==> flow/design.v <==
`timescale 1ns / 1ps
module change(
input clk,
input [9:0] n,
output reg[7:0]s1,
output reg[7:0]s2,
output reg[7:0]s3
    );
parameter zero = 8'b11000000;  
parameter one = 8'b11111001;   
parameter two = 8'b10100100;   
parameter three = 8'b10110000; 
parameter four = 8'b10011001;  
parameter five = 8'b10010010;  
parameter six = 8'b10000010;   
parameter seven = 8'b11111000; 
parameter eight = 8'b10000000; 
parameter nine = 8'b10010000;  
always@(posedge clk)begin
    case(n/100)
         0: s1<=zero;
         1: s1<=one;
         2: s1<=two;
         3: s1<=three;
         4: s1<=four;
         5: s1<=five;
         6: s1<=six;
         7: s1<=seven;
         8: s1<=eight;
         9: s1<=nine;
    endcase
    case((n-(n/100)*100)/10)
         0: s2<=zero;
         1: s2<=one;
         2: s2<=two;
         3: s2<=three;
         4: s2<=four;
         5: s2<=five;
         6: s2<=six;
         7: s2<=seven;
         8: s2<=eight;
         9: s2<=nine;
    endcase
    case(n-(n/100)*100-((n-(n/100)*100)/10)*10)
         0: s3<=zero;
         1: s3<=one;
         2: s3<=two;
         3: s3<=three;
         4: s3<=four;
         5: s3<=five;
         6: s3<=six;
         7: s3<=seven;
         8: s3<=eight;
         9: s3<=nine;
        endcase
end
endmodule
`timescale 1ns / 1ps
module turn(
input clk,rst,sw,
input [0:0]next,
input [3:0]n,  
output [9:0] num, 
output reg signed [31:0] n1,
output reg signed [31:0] n2,
output reg signed [31:0] n3,
output reg[7:0] show1,
output reg[7:0]show2,
output reg[7:0]show3
    );
reg [2:0]state,next_state;
parameter zero = 8'b11000000;  
parameter one = 8'b11111001;   
parameter two = 8'b10100100;   
parameter three = 8'b10110000; 
parameter four = 8'b10011001;  
parameter five = 8'b10010010;  
parameter six = 8'b10000010;   
parameter seven = 8'b11111000; 
parameter eight = 8'b10000000; 
parameter nine = 8'b10010000;  
parameter none=8'b11110111;
parameter start=3'b000;
parameter bai=3'b000;
parameter shi=3'b010;
parameter ge=3'b011;
reg [0:0]o;
reg flag1;
reg flag2;
reg e;
always@(posedge clk)
 if(n==12)e<=1'b1;
 else e<=1'b0;
wire [0:0]flag_out;
assign flag_out = (!flag2) && flag1;
always@(posedge clk)begin
	if(rst==1)begin
		flag1 <= 1'b0;
		flag2 <= 1'b0;
	end
	else begin
		flag1 <= e;
		flag2 <= flag1 ;
	end
end
always@(posedge clk)
    if(rst)begin   
        state<=bai;
    end
    else
    if(flag_out&&sw)
              state<=next_state;
always@(posedge clk)
    if(rst) next_state<=bai;
    else
    if(sw)
    case(state)
        bai:
            next_state<=shi;
        shi:
            next_state<=ge;
        ge:
            next_state<=bai;
    endcase
assign
 num=100*n1+10*n2+n3;
always@(posedge clk)
        if(rst)
        begin 
                n1<=0;
                n2<=0;
                n3<=0;
        end
        else if(sw)begin
        case(state)
                    bai:if(n<=9)n1<=n;
                    shi:if(n<=9)n2<=n;
                    ge:if(n<=9)n3<=n;
                endcase
        end       
always@(posedge clk)
    if(rst)
    begin    
        show1<=none;
        show2<=none;
        show3<=none;
    end
    else if(sw)
    begin
        case(n1)
            0: show1<=zero;
            1: show1<=one;
            2: show1<=two;
            3: show1<=three;
            4: show1<=four;
            5: show1<=five;
            6: show1<=six;
            7: show1<=seven;
            8: show1<=eight;
            9: show1<=nine;
        endcase
        case(n2)
            0: show2<=zero;
            1: show2<=one;
            2: show2<=two;
            3: show2<=three;
            4: show2<=four;
            5: show2<=five;
            6: show2<=six;
            7: show2<=seven;
            8: show2<=eight;
            9: show2<=nine;
        endcase
        case(n3)
            0: show3<=zero;
            1: show3<=one;
            2: show3<=two;
            3: show3<=three;
            4: show3<=four;
            5: show3<=five;
            6: show3<=six;
            7: show3<=seven;
            8: show3<=eight;
            9: show3<=nine;
               endcase
    end  
endmodule
`timescale 1ns / 1ps
module manager(
input clk,rst,rstk,sw,
input [0:0]next,
input [3:0]n,
input [2:0]mode,
input [9:0]moneyget,
input [9:0]timeget,
input swm,
input [0:0]nextt,
output reg[9:0]initial_money,
output reg [9:0]per_money,
output reg[9:0]num_of_park,
output reg[9:0]initial_vipmoney,
output reg [9:0]averagetime,
output reg[63:0]show
    );  
    reg nextti;
integer sumofcar;
reg [9:0]totaltime; 
reg [9:0]totalmoney;  
parameter set=3'b000;   
parameter ok=3'b001; 
parameter fail=3'b010;
parameter simoney=3'b011; 
parameter spmoney=3'b100; 
parameter snopark=3'b101;
parameter svmoney=3'b110;
parameter satime=3'b111;
parameter set_initial_money=3'b001;  
parameter set_per_money=3'b010;  
parameter set_initial_vipmoney=3'b011;  
parameter empty_park=3'b100;  
parameter set_park=3'b101;  
parameter show_money=3'b110;   
parameter zero = 8'b11000000;  
parameter one = 8'b11111001;   
parameter two = 8'b10100100;   
parameter three = 8'b10110000;
parameter four = 8'b10011001;  
parameter five = 8'b10010010;  
parameter six = 8'b10000010;   
parameter seven = 8'b11111000; 
parameter eight = 8'b10000000; 
parameter nine = 8'b10010000;  
parameter _A = 8'b10001000;    
parameter _B = 8'b10000011;    
parameter _C = 8'b11000110;    
parameter _D = 8'b10100001;    
parameter _E = 8'b10000110;    
parameter _F = 8'b10001110;    
parameter _G = 8'b11000010;    
parameter _H = 8'b10001001;    
parameter _I = 8'b11110000;    
parameter _J = 8'b11110001;    
parameter _K = 8'b10001010;    
parameter _L = 8'b11000111;    
parameter _M = 8'b11001000;    
parameter _N = 8'b10101011;    
parameter _O = 8'b10100011;    
parameter _P = 8'b10001100;    
parameter _Q = 8'b10011000;    
parameter _R = 8'b11001110;    
parameter _S = 8'b10110110;    
parameter _T = 8'b10000111;    
parameter _U = 8'b11000001;    
parameter _V = 8'b11100011;   
parameter _W = 8'b10000001;    
parameter _X = 8'b10011011;    
parameter _Y = 8'b10010001;    
parameter _Z = 8'b10100101;    
reg swt;
wire [9:0]num;
wire [3:0]n1t;
wire [3:0]n2t;
wire [3:0]n3t;
wire [7:0]show1t;
wire [7:0]show2t;
wire [7:0]show3t;
reg [2:0]state;
reg [2:0]next_state;
wire[7:0]im1;
wire[7:0]im2;
wire[7:0]im3;
wire[7:0]pm1;
wire[7:0]pm2;
wire[7:0]pm3;
wire[7:0]vim1;
wire[7:0]vim2;
wire[7:0]vim3;
wire[7:0]np1;
wire[7:0]np2;
wire[7:0]np3;
wire[7:0]at1;
wire[7:0]at2;
wire[7:0]at3;
turn t(.clk(clk),.rst(rstk),.sw(swt),.next(nextt),.n(n),.num(num),.n1(n1t),.n2(n2t),.n3(n3t),.show1(show1t),.show2(show2t),.show3(show3t));
change im(.clk(clk),.n(initial_money),.s1(im1),.s2(im2),.s3(im3));
change pm(.clk(clk),.n(per_money),.s1(pm1),.s2(pm2),.s3(pm3));
change vim(.clk(clk),.n(initial_vipmoney),.s1(vim1),.s2(vim2),.s3(vim3));
change np(.clk(clk),.n(num_of_park),.s1(np1),.s2(np2),.s3(np3));
change at(.clk(clk),.n(averagetime),.s1(at1),.s2(at2),.s3(at3));
reg e;
reg flag1;
reg flag2;
wire [0:0]flag_out;
always@(posedge clk)
 if(n==10)e<=1'b1;
 else e<=1'b0;
assign flag_out = (!flag2) && flag1;
always@(posedge clk)begin
	if(rst==1)begin
		flag1 <= 1'b0;
		flag2 <= 1'b0;
	end
	else begin
		flag1 <= e;
		flag2 <= flag1 ;
	end
end
reg flag11;
reg flag22;
wire [0:0]flag_out1;
assign flag_out1 = (!flag22) && flag11;
always@(posedge clk)begin
	if(rst==1)begin
		flag11 <= 1'b0;
		flag22 <= 1'b0;
	end
	else begin
		flag11 <= next;
		flag22 <= flag11 ;
	end
end
always@(posedge clk)    
      if(rst)
         begin
       if(mode==show_money)
            begin
               state<=simoney;
            end
            else begin 
              state<=set;
            end
       end
      else begin
         if(flag_out)begin
            state<=next_state;          
         end
      end
always@(posedge clk)
  if(rst)begin
  initial_money<=9;
          per_money<=5;        
          initial_vipmoney<=8;
          swt<=1'b1;
          num_of_park<=8;
          show<={8'b11111111,_M,_A,_N,_A,_G,_E,_R};    
end
  else 
  if(sw)begin    if(state==ok||state==fail)begin case(state)
   ok:
                                               show<={8'b11111111,_S,_U,_C,_C,_E,_S,_S};
                                           fail:
                                               show<={24'b11111111_11111111_11111111,_E,_R,_R,_O,_R};
                                               endcase
  end
  else if(sw)
                     case(mode)
                         set_initial_money:begin
                             show<={one,32'b11111111_11111111_11111111_11111111,show1t,show2t,show3t};
                             if(next&&num<20)
                             initial_money<=num;
                         end
                         set_per_money:begin
                             show<={two,32'b11111111_11111111_11111111_11111111,show1t,show2t,show3t}; 
                             if(next&&num<20)
                             per_money<=num;
                         end  
                         set_initial_vipmoney:begin
                             show<={three,32'b11111111_11111111_11111111_11111111,show1t,show2t,show3t}; 
                             if(next&&num<20)
                             initial_vipmoney<=num;
                         end
                         empty_park:
                             show<={four,16'b11111111_11111111,_E,_M,_P,_T,_Y}; 
                         set_park:begin
                             show<={five,32'b11111111_11111111_11111111_11111111,show1t,show2t,show3t};
                             if(next&&num<20)
                             num_of_park<=num;
                             end
                         show_money:
                               case(state)
                                          simoney:
                                              show<={one,one,one,16'b11111111_11111111,im1,im2,im3};
                                          spmoney:
                                              show<={two,two,two,16'b11111111_11111111,pm1,pm2,pm3}; 
                                          snopark:
                                              show<={three,three,three,16'b11111111_11111111,np1,np2,np3};
                                          svmoney:
                                              show<={four,four,four,16'b11111111_11111111,vim1,vim2,vim3};
                                          satime: 
                                              show<={seven,seven,seven,16'b11111111_11111111,at1,at2,at3};
                                          default:
                                          show<={one,one,one,16'b11111111_11111111,im1,im2,im3};
                                              endcase
                     endcase    
end
always@(posedge clk)      
    if(rst) next_state<=set;
    else
    begin
                   if(state==ok||state==fail)begin
                   next_state<=set;
                   end
                   else
                        case(mode)
                            set_initial_money:
                             if(num<20)
                                   next_state<=ok;
                                   else  next_state<=fail;
                            set_per_money:
                          if(num<20)
                                   next_state<=ok;
                              else  next_state<=fail;
                            set_initial_vipmoney:
                              if(num<20)
                                   next_state<=ok;
                                   else  next_state<=fail;
                            set_park:
                              if(num<20)
                                   next_state<=ok;
                                 else  next_state<=fail;
                            empty_park:
                                 next_state<=ok;
                            show_money:
                            case(state)
                            simoney:
                                 next_state<=spmoney;
                            spmoney:
                                 next_state<=snopark;
                            snopark:
                                 next_state<=svmoney;
                            svmoney:
                                 next_state<=satime;
                            default:
                                 next_state<= simoney;
                             endcase
                        endcase
                    end
always@(posedge clk)
  if(rst)begin
      totaltime<=0;
      totalmoney<=0;
      sumofcar<=0;
      averagetime<=0;
  end
  else if(swm)begin
      totaltime<=totaltime+timeget;
      totalmoney<=totalmoney+moneyget;
      sumofcar<=sumofcar+1;
      averagetime<=(sumofcar==0) ? 10'd0 : totaltime/sumofcar;
  end
endmodule
### Step by step through the tools: manager

What the tools print for manager, step after step.
Lines are those of the file above, counted from 1.
Cell names lack the library's common part.
Not given: --

* top module: manager
* clock: clk
* cell library: sky130hd
* timing corner: tt_025C_1v80

### Word-level counts

Source: Yosys, flattened and elaborated, memories not mapped. Widths are those after wreduce. Registers that Yosys merges into a memory's read port (data or address) are not register bits. Print and check cells do not count. Equal cells are merged and count once.

* multiply operators: 12
* equal/unequal tests: 180
* magnitude comparators: 2
* divide/modulo/power cells: 11
* reductions and logical operators: 58
* bitwise gates (word level): 1
* add/sub/neg operators: 14
* mux-type cells: 32
* shift-type cells: 0

Operators by type and width (number)
* 32-bit by 3-bit equality test with 1-bit output with constant B: 60
* 8-bit parallel mux with 10-bit select: 18
* 10-bit by 7-bit divider with 32-bit output with constant B: 5
* 32-bit by 2-bit equality test with 1-bit output with constant B: 30
* 32-bit by 4-bit equality test with 1-bit output with constant B: 30
* 32-bit by 5-bit multiplier with 30-bit output with constant B: 5
* 32-bit by 4-bit divider with 32-bit output with constant B: 5
* 32-bit zero test: 19
* 32-bit by 1-bit equality test with 1-bit output with constant B: 15
* 32-bit by 3-bit multiplier with 31-bit output with constant B: 5
* 64-bit parallel mux with 6-bit select: 1
* 10-bit by 32-bit divider with 32-bit output: 1
* 63-bit parallel mux with 4-bit select: 1
* 10-bit nonzero test: 18
* 10-bit by 32-bit subtractor with 32-bit output: 5
* 32-bit subtractor: 5
* 64-bit parallel mux with 2-bit select: 1
* 64-bit 2-to-1 mux: 1
* 4-bit by 3-bit equality test with 1-bit output with constant B: 12
* 32-bit by 2-bit adder with 32-bit output with constant B: 1
* 4-bit equality test with constant B: 8
* 5-bit by 4-bit multiplier with 8-bit output with constant A: 1
* 4-bit by 2-bit equality test with 1-bit output with constant B: 6
* 3-bit equality test with constant B: 7
* 3-bit by 4-bit multiplier with 7-bit output with constant A: 1
* 10-bit adder: 2
* 3-bit by 2-bit equality test with 1-bit output with constant B: 6
* 3-bit parallel mux with 3-bit select: 2

Not listed: further kinds 25, cells in them 39.

* memory cells: 0
* input bits: 34
* clocked read ports x word width: 0
* bits in latches: 0
* memory bits (writable): 0
* flip-flop bits (word level): 330
* memory bits (read-only): 0

### Logic depth

Depth = most cells in a row (Yosys ltp): at word level without a register or memory, in the mapped netlist without a sequential cell, where the memories' decode and read muxes count.

* depth in word-level cells: 8
* ABC_AREA: 1
* mapped depth: 529
* mapped depth without buffers: 510

### After synthesis

The flow's flattened synthesis, as Yosys stat reports it; memories are mapped. The netlist is that of the ABC_AREA named above (0 if unset); the other value can give another one.
Totals and module areas in this step are rounded.

* cell area after synthesis: 0.0662 mm²
* mapped flip-flops: 293
* mapped cells: 10403
* sequential area: 0.00695 mm²

Cell types
* ha_1: number 1136, total area 1.42E+04 µm²
* nand2_1: number 2463, total area 9.25E+03 µm²
* inv_1: number 1435, total area 5.39E+03 µm²
* a21oi_1: number 977, total area 4889.69 µm²
* dfxtp_1: number 185, total area 3.7E+03 µm²
* xor2_1: number 399, total area 3.49E+03 µm²
* edfxtp_1: number 108, total area 3243.11 µm²
* nand3_1: number 644, total area 3.22E+03 µm²
* o21ai_0: number 560, total area 2.8E+03 µm²
* xnor2_1: number 280, total area 2.45E+03 µm²
* nor2_1: number 642, total area 2.41E+03 µm²
* nand4_1: number 126, total area 788.256 µm²
* nand2_4: number 67, total area 754.474 µm²
* nand2_2: number 120, total area 750.72 µm²
* nor3_1: number 136, total area 680.653 µm²
* or2_2: number 106, total area 663.136 µm²
* o21bai_1: number 80, total area 600.576 µm²
* fa_1: number 21, total area 420.403 µm²

Other cell types: 71; their cells: 918.

### Worst setup path after synthesis

OpenSTA on the mapped netlist: ideal clock, no wires. The path of least setup slack (recovery checks aside). Input and output delay are each 20% of the period. Register names are those of the netlist, which keeps one name where synthesis merged equal registers.

* kind: reg2reg
* start: register sumofcar[7]
* end: register averagetime[0]
* setup time: 70 ps
* driving pins on the path: 494
* delay of the path: 65812 ps
* setup slack: 54188 ps
* period: 120000 ps
* path buffers: 36
* launch time at the first pin: 0 ps
* required time: 119930 ps
* data arrival time: 65742 ps
* synthesis period reached: 65812 ps

"delay of the path" is the arrival time less input delay plus setup time.
"driving pins on the path" counts driving pins, that of a launching flip-flop among them; a cell with two outputs on the path counts twice.
"synthesis period reached" is the clock period less the worst setup slack; recovery checks do not enter. This is arithmetic on one report: input and output delays are still those of the set period (20% each).
Between the ends stands the longest chain of elaborated cells between them, by number of cells; it is not shown to be the way that was timed. Of several equally long chains one is given.
A line is the first line of the expression or statement that the cell stems from. Yosys adds cells for indexed reads and writes and turns some case tables into memories.

* cells stage by stage: dfxtp_1 > clkinv_1 > nand2_1 > nor2_1 > nand2_1 > nor2_1 > nand2_1 > nand2_1 > nand2_1 > inv_1 > ha_1 > inv_1 > nor4_1 > nand4_1 > nand2_1 > mux2i_1 > ha_1 > nand2_1 > [... 458 more ...] > a21oi_1 > clkinv_1 > clkbuf_1 > nand2_1 > o21ai_0 > ha_1 > nand2_1 > o21ai_0 > a21oi_1 > o21bai_1 > a21o_1 > a21oi_1 > o221a_2 > o221ai_1 > nand4_1 > a2111oi_0 > o21ai_0 > a21oi_1
* length of the longest elaborated chain: 2
* elaborated cells between the ends (all ways): 3

Ends and longest elaborated chain, after synthesis
* start: declaration: RTL line 206 `integer sumofcar;`
* start: assignment: RTL line 442 `sumofcar<=0;`
* start: assignment: RTL line 448 `sumofcar<=sumofcar+1;`
* 10-bit by 32-bit divider with 32-bit output: RTL line 449 `averagetime<=(sumofcar==0) ? 10'd0 : totaltime/sumofcar;`
* 10-bit 2-to-1 mux: RTL line 449
* end: assignment: RTL line 443 `averagetime<=0;`
* end: assignment: RTL line 449
* end: declaration: RTL line 202 `output reg [9:0]averagetime,`

### Timing after layout

From the final timing report of job 1: the path of least setup slack in the routed layout; clock arrival at registers is part of the times.
The report prints the path's times to 10 ps; the period is as set.

* kind: reg2reg
* start: register sumofcar[15]
* end: register averagetime[0]
* period: 120000 ps
* required time: 120470 ps
* driving pins on the path: 483
* launch time at the first pin: 550 ps
* path buffers: 10
* data arrival time: 88290 ps
* setup time: 80 ps
* setup slack: 32180 ps

Between the ends stands the longest chain of elaborated cells between them, by number of cells; it is not shown to be the way that was timed. Of several equally long chains one is given.

* cells stage by stage: dfxtp_1 > nor2_1 > nand2_2 > nor2_2 > inv_1 > nor2_1 > nand2_1 > nand2_1 > nand2_1 > inv_1 > ha_1 > inv_1 > nor4_1 > nand4_1 > a21oi_2 > ha_1 > nand2_1 > nand2_1 > [... 447 more ...] > a21oi_4 > clkinv_1 > buf_4 > nand2_1 > o21ai_0 > ha_1 > a21oi_1 > o21ai_0 > a21oi_1 > o21bai_1 > a21o_1 > a21oi_1 > o221a_2 > o221ai_1 > nand4_1 > a2111oi_0 > o21ai_0 > a21oi_1
* length of the longest elaborated chain: 2
* elaborated cells between the ends (all ways): 3

Ends and longest elaborated chain, post-layout
* start: declaration: RTL line 206 `integer sumofcar;`
* start: assignment: RTL line 442 `sumofcar<=0;`
* start: assignment: RTL line 448 `sumofcar<=sumofcar+1;`
* 10-bit by 32-bit divider with 32-bit output: RTL line 449 `averagetime<=(sumofcar==0) ? 10'd0 : totaltime/sumofcar;`
* 10-bit 2-to-1 mux: RTL line 449
* end: assignment: RTL line 443 `averagetime<=0;`
* end: assignment: RTL line 449
* end: declaration: RTL line 202 `output reg [9:0]averagetime,`

Wiki page: manager / flow data

Flow measurements of manager on sky130hd: 3 stored runs with different settings, listed in no order. Input and output delays are each 20% of the period that was set; the output load is 0.01 pF.
"reached clock period" = clock period - worst setup slack. The figure is calculated, with input and output delays left at 20% of the set period.
"time on the worst setup path" means the part of the period allowed to the worst setup path (the constraints hold back 20% at inputs and 20% at outputs) less its slack; where the path has registers, the arrival times of their clocks count too.
"time on the worst setup path" is known to 10 ps.
Measured values are rounded.

### Job 1

==> flow/run.sh <==
#!/bin/bash
# the make line also repeats the synthesis and layout settings of config.mk as NAME=value (left out here)
make -C /OpenROAD-flow-scripts/flow DESIGN_CONFIG=/design/flow/config.mk WORK_HOME=/design/flow/orfs CLKGATE_MAP_FILE= finish
==> flow/config.mk <==
export PLATFORM = sky130hd
export DESIGN_NAME = manager
export DESIGN_NICKNAME = manager
export VERILOG_FILES = /design/flow/design.v
export SDC_FILE = /design/flow/constraint.sdc
export NUM_CORES = 4
export LEC_CHECK = 0
export ABC_AREA = 1
export CAP_MARGIN = 20
export CORE_ASPECT_RATIO = 0.6
export CORE_MARGIN = 3
export CORE_UTILIZATION = 40
export SLEW_MARGIN = 10
export TNS_END_PERCENT = 40
==> flow/constraint.sdc <==
create_clock -name core_clock -period 120.0 [get_ports {clk}]
set_input_delay 24.0000 -clock core_clock [delete_from_list [all_inputs] [get_ports {clk}]]
set_output_delay 24.0000 -clock core_clock [all_outputs]
set_load 0.01 [all_outputs]

Results of job 1:
- Worst setup slack after layout: 32200 ps
- Reached clock period: 87824 ps
- Cell area after synthesis: 0.0662 mm²
- Die outline area: 0.171 mm²
- Worst hold slack in the final report: 415 ps
- Final utilization: 43.9 %
- Summed negative setup slack: 0 ps
- Time on the worst setup path: 87820 ps
- Critical path kind: reg2reg
- Standard-cell area of the final layout: 0.0714 mm²

### Job 2

==> flow/run.sh <==
#!/bin/bash
# the make line also repeats the synthesis and layout settings of config.mk as NAME=value (left out here)
make -C /OpenROAD-flow-scripts/flow DESIGN_CONFIG=/design/flow/config.mk WORK_HOME=/design/flow/orfs CLKGATE_MAP_FILE= finish
==> flow/config.mk <==
export PLATFORM = sky130hd
export DESIGN_NAME = manager
export DESIGN_NICKNAME = manager
export VERILOG_FILES = /design/flow/design.v
export SDC_FILE = /design/flow/constraint.sdc
export NUM_CORES = 4
export LEC_CHECK = 0
export CAP_MARGIN = 20
export CORE_ASPECT_RATIO = 1.81
export CORE_MARGIN = 2
export CORE_UTILIZATION = 20
export CTS_CLUSTER_DIAMETER = 22
export GPL_TIMING_DRIVEN = 0
export PLACE_DENSITY_LB_ADDON = 0.3
export SETUP_SLACK_MARGIN = -0.8
export SLEW_MARGIN = 20
==> flow/constraint.sdc <==
create_clock -name core_clock -period 136.0 [get_ports {clk}]
set_input_delay 27.2000 -clock core_clock [delete_from_list [all_inputs] [get_ports {clk}]]
set_output_delay 27.2000 -clock core_clock [all_outputs]
set_load 0.01 [all_outputs]

Results of job 2:
- Cell area after synthesis: 0.0684 mm²
- Worst setup slack after layout: 23300 ps
- Reached clock period: 112705 ps
- Worst hold slack in the final report: 431 ps
- Summed negative setup slack: 0 ps
- Standard-cell area of the final layout: 0.0785 mm²
- Time on the worst setup path: 112710 ps
- Critical path kind: reg2reg
- Final utilization: 23.0 %
- Die outline area: 0.347 mm²

### Job 3

==> flow/run.sh <==
#!/bin/bash
# the make line also repeats the synthesis and layout settings of config.mk as NAME=value (left out here)
make -C /OpenROAD-flow-scripts/flow DESIGN_CONFIG=/design/flow/config.mk WORK_HOME=/design/flow/orfs CLKGATE_MAP_FILE= finish
==> flow/config.mk <==
export PLATFORM = sky130hd
export DESIGN_NAME = manager
export DESIGN_NICKNAME = manager
export VERILOG_FILES = /design/flow/design.v
export SDC_FILE = /design/flow/constraint.sdc
export NUM_CORES = 4
export LEC_CHECK = 0
export CAP_MARGIN = 20
export CORE_MARGIN = 2
export CORE_UTILIZATION = 40
export SLEW_MARGIN = 20
==> flow/constraint.sdc <==
create_clock -name core_clock -period 120.0 [get_ports {clk}]
set_input_delay 24.0000 -clock core_clock [delete_from_list [all_inputs] [get_ports {clk}]]
set_output_delay 24.0000 -clock core_clock [all_outputs]
set_load 0.01 [all_outputs]

Results of job 3:
- Standard-cell area of the final layout: 0.0734 mm²
- Final utilization: 43.2 %
- Cell area after synthesis: 0.0684 mm²
- Worst setup slack after layout: 27400 ps
- Summed negative setup slack: 0 ps
- Reached clock period: 92573 ps
- Worst hold slack in the final report: 438 ps
- Die outline area: 0.174 mm²
- Time on the worst setup path: 92570 ps
- Critical path kind: reg2reg
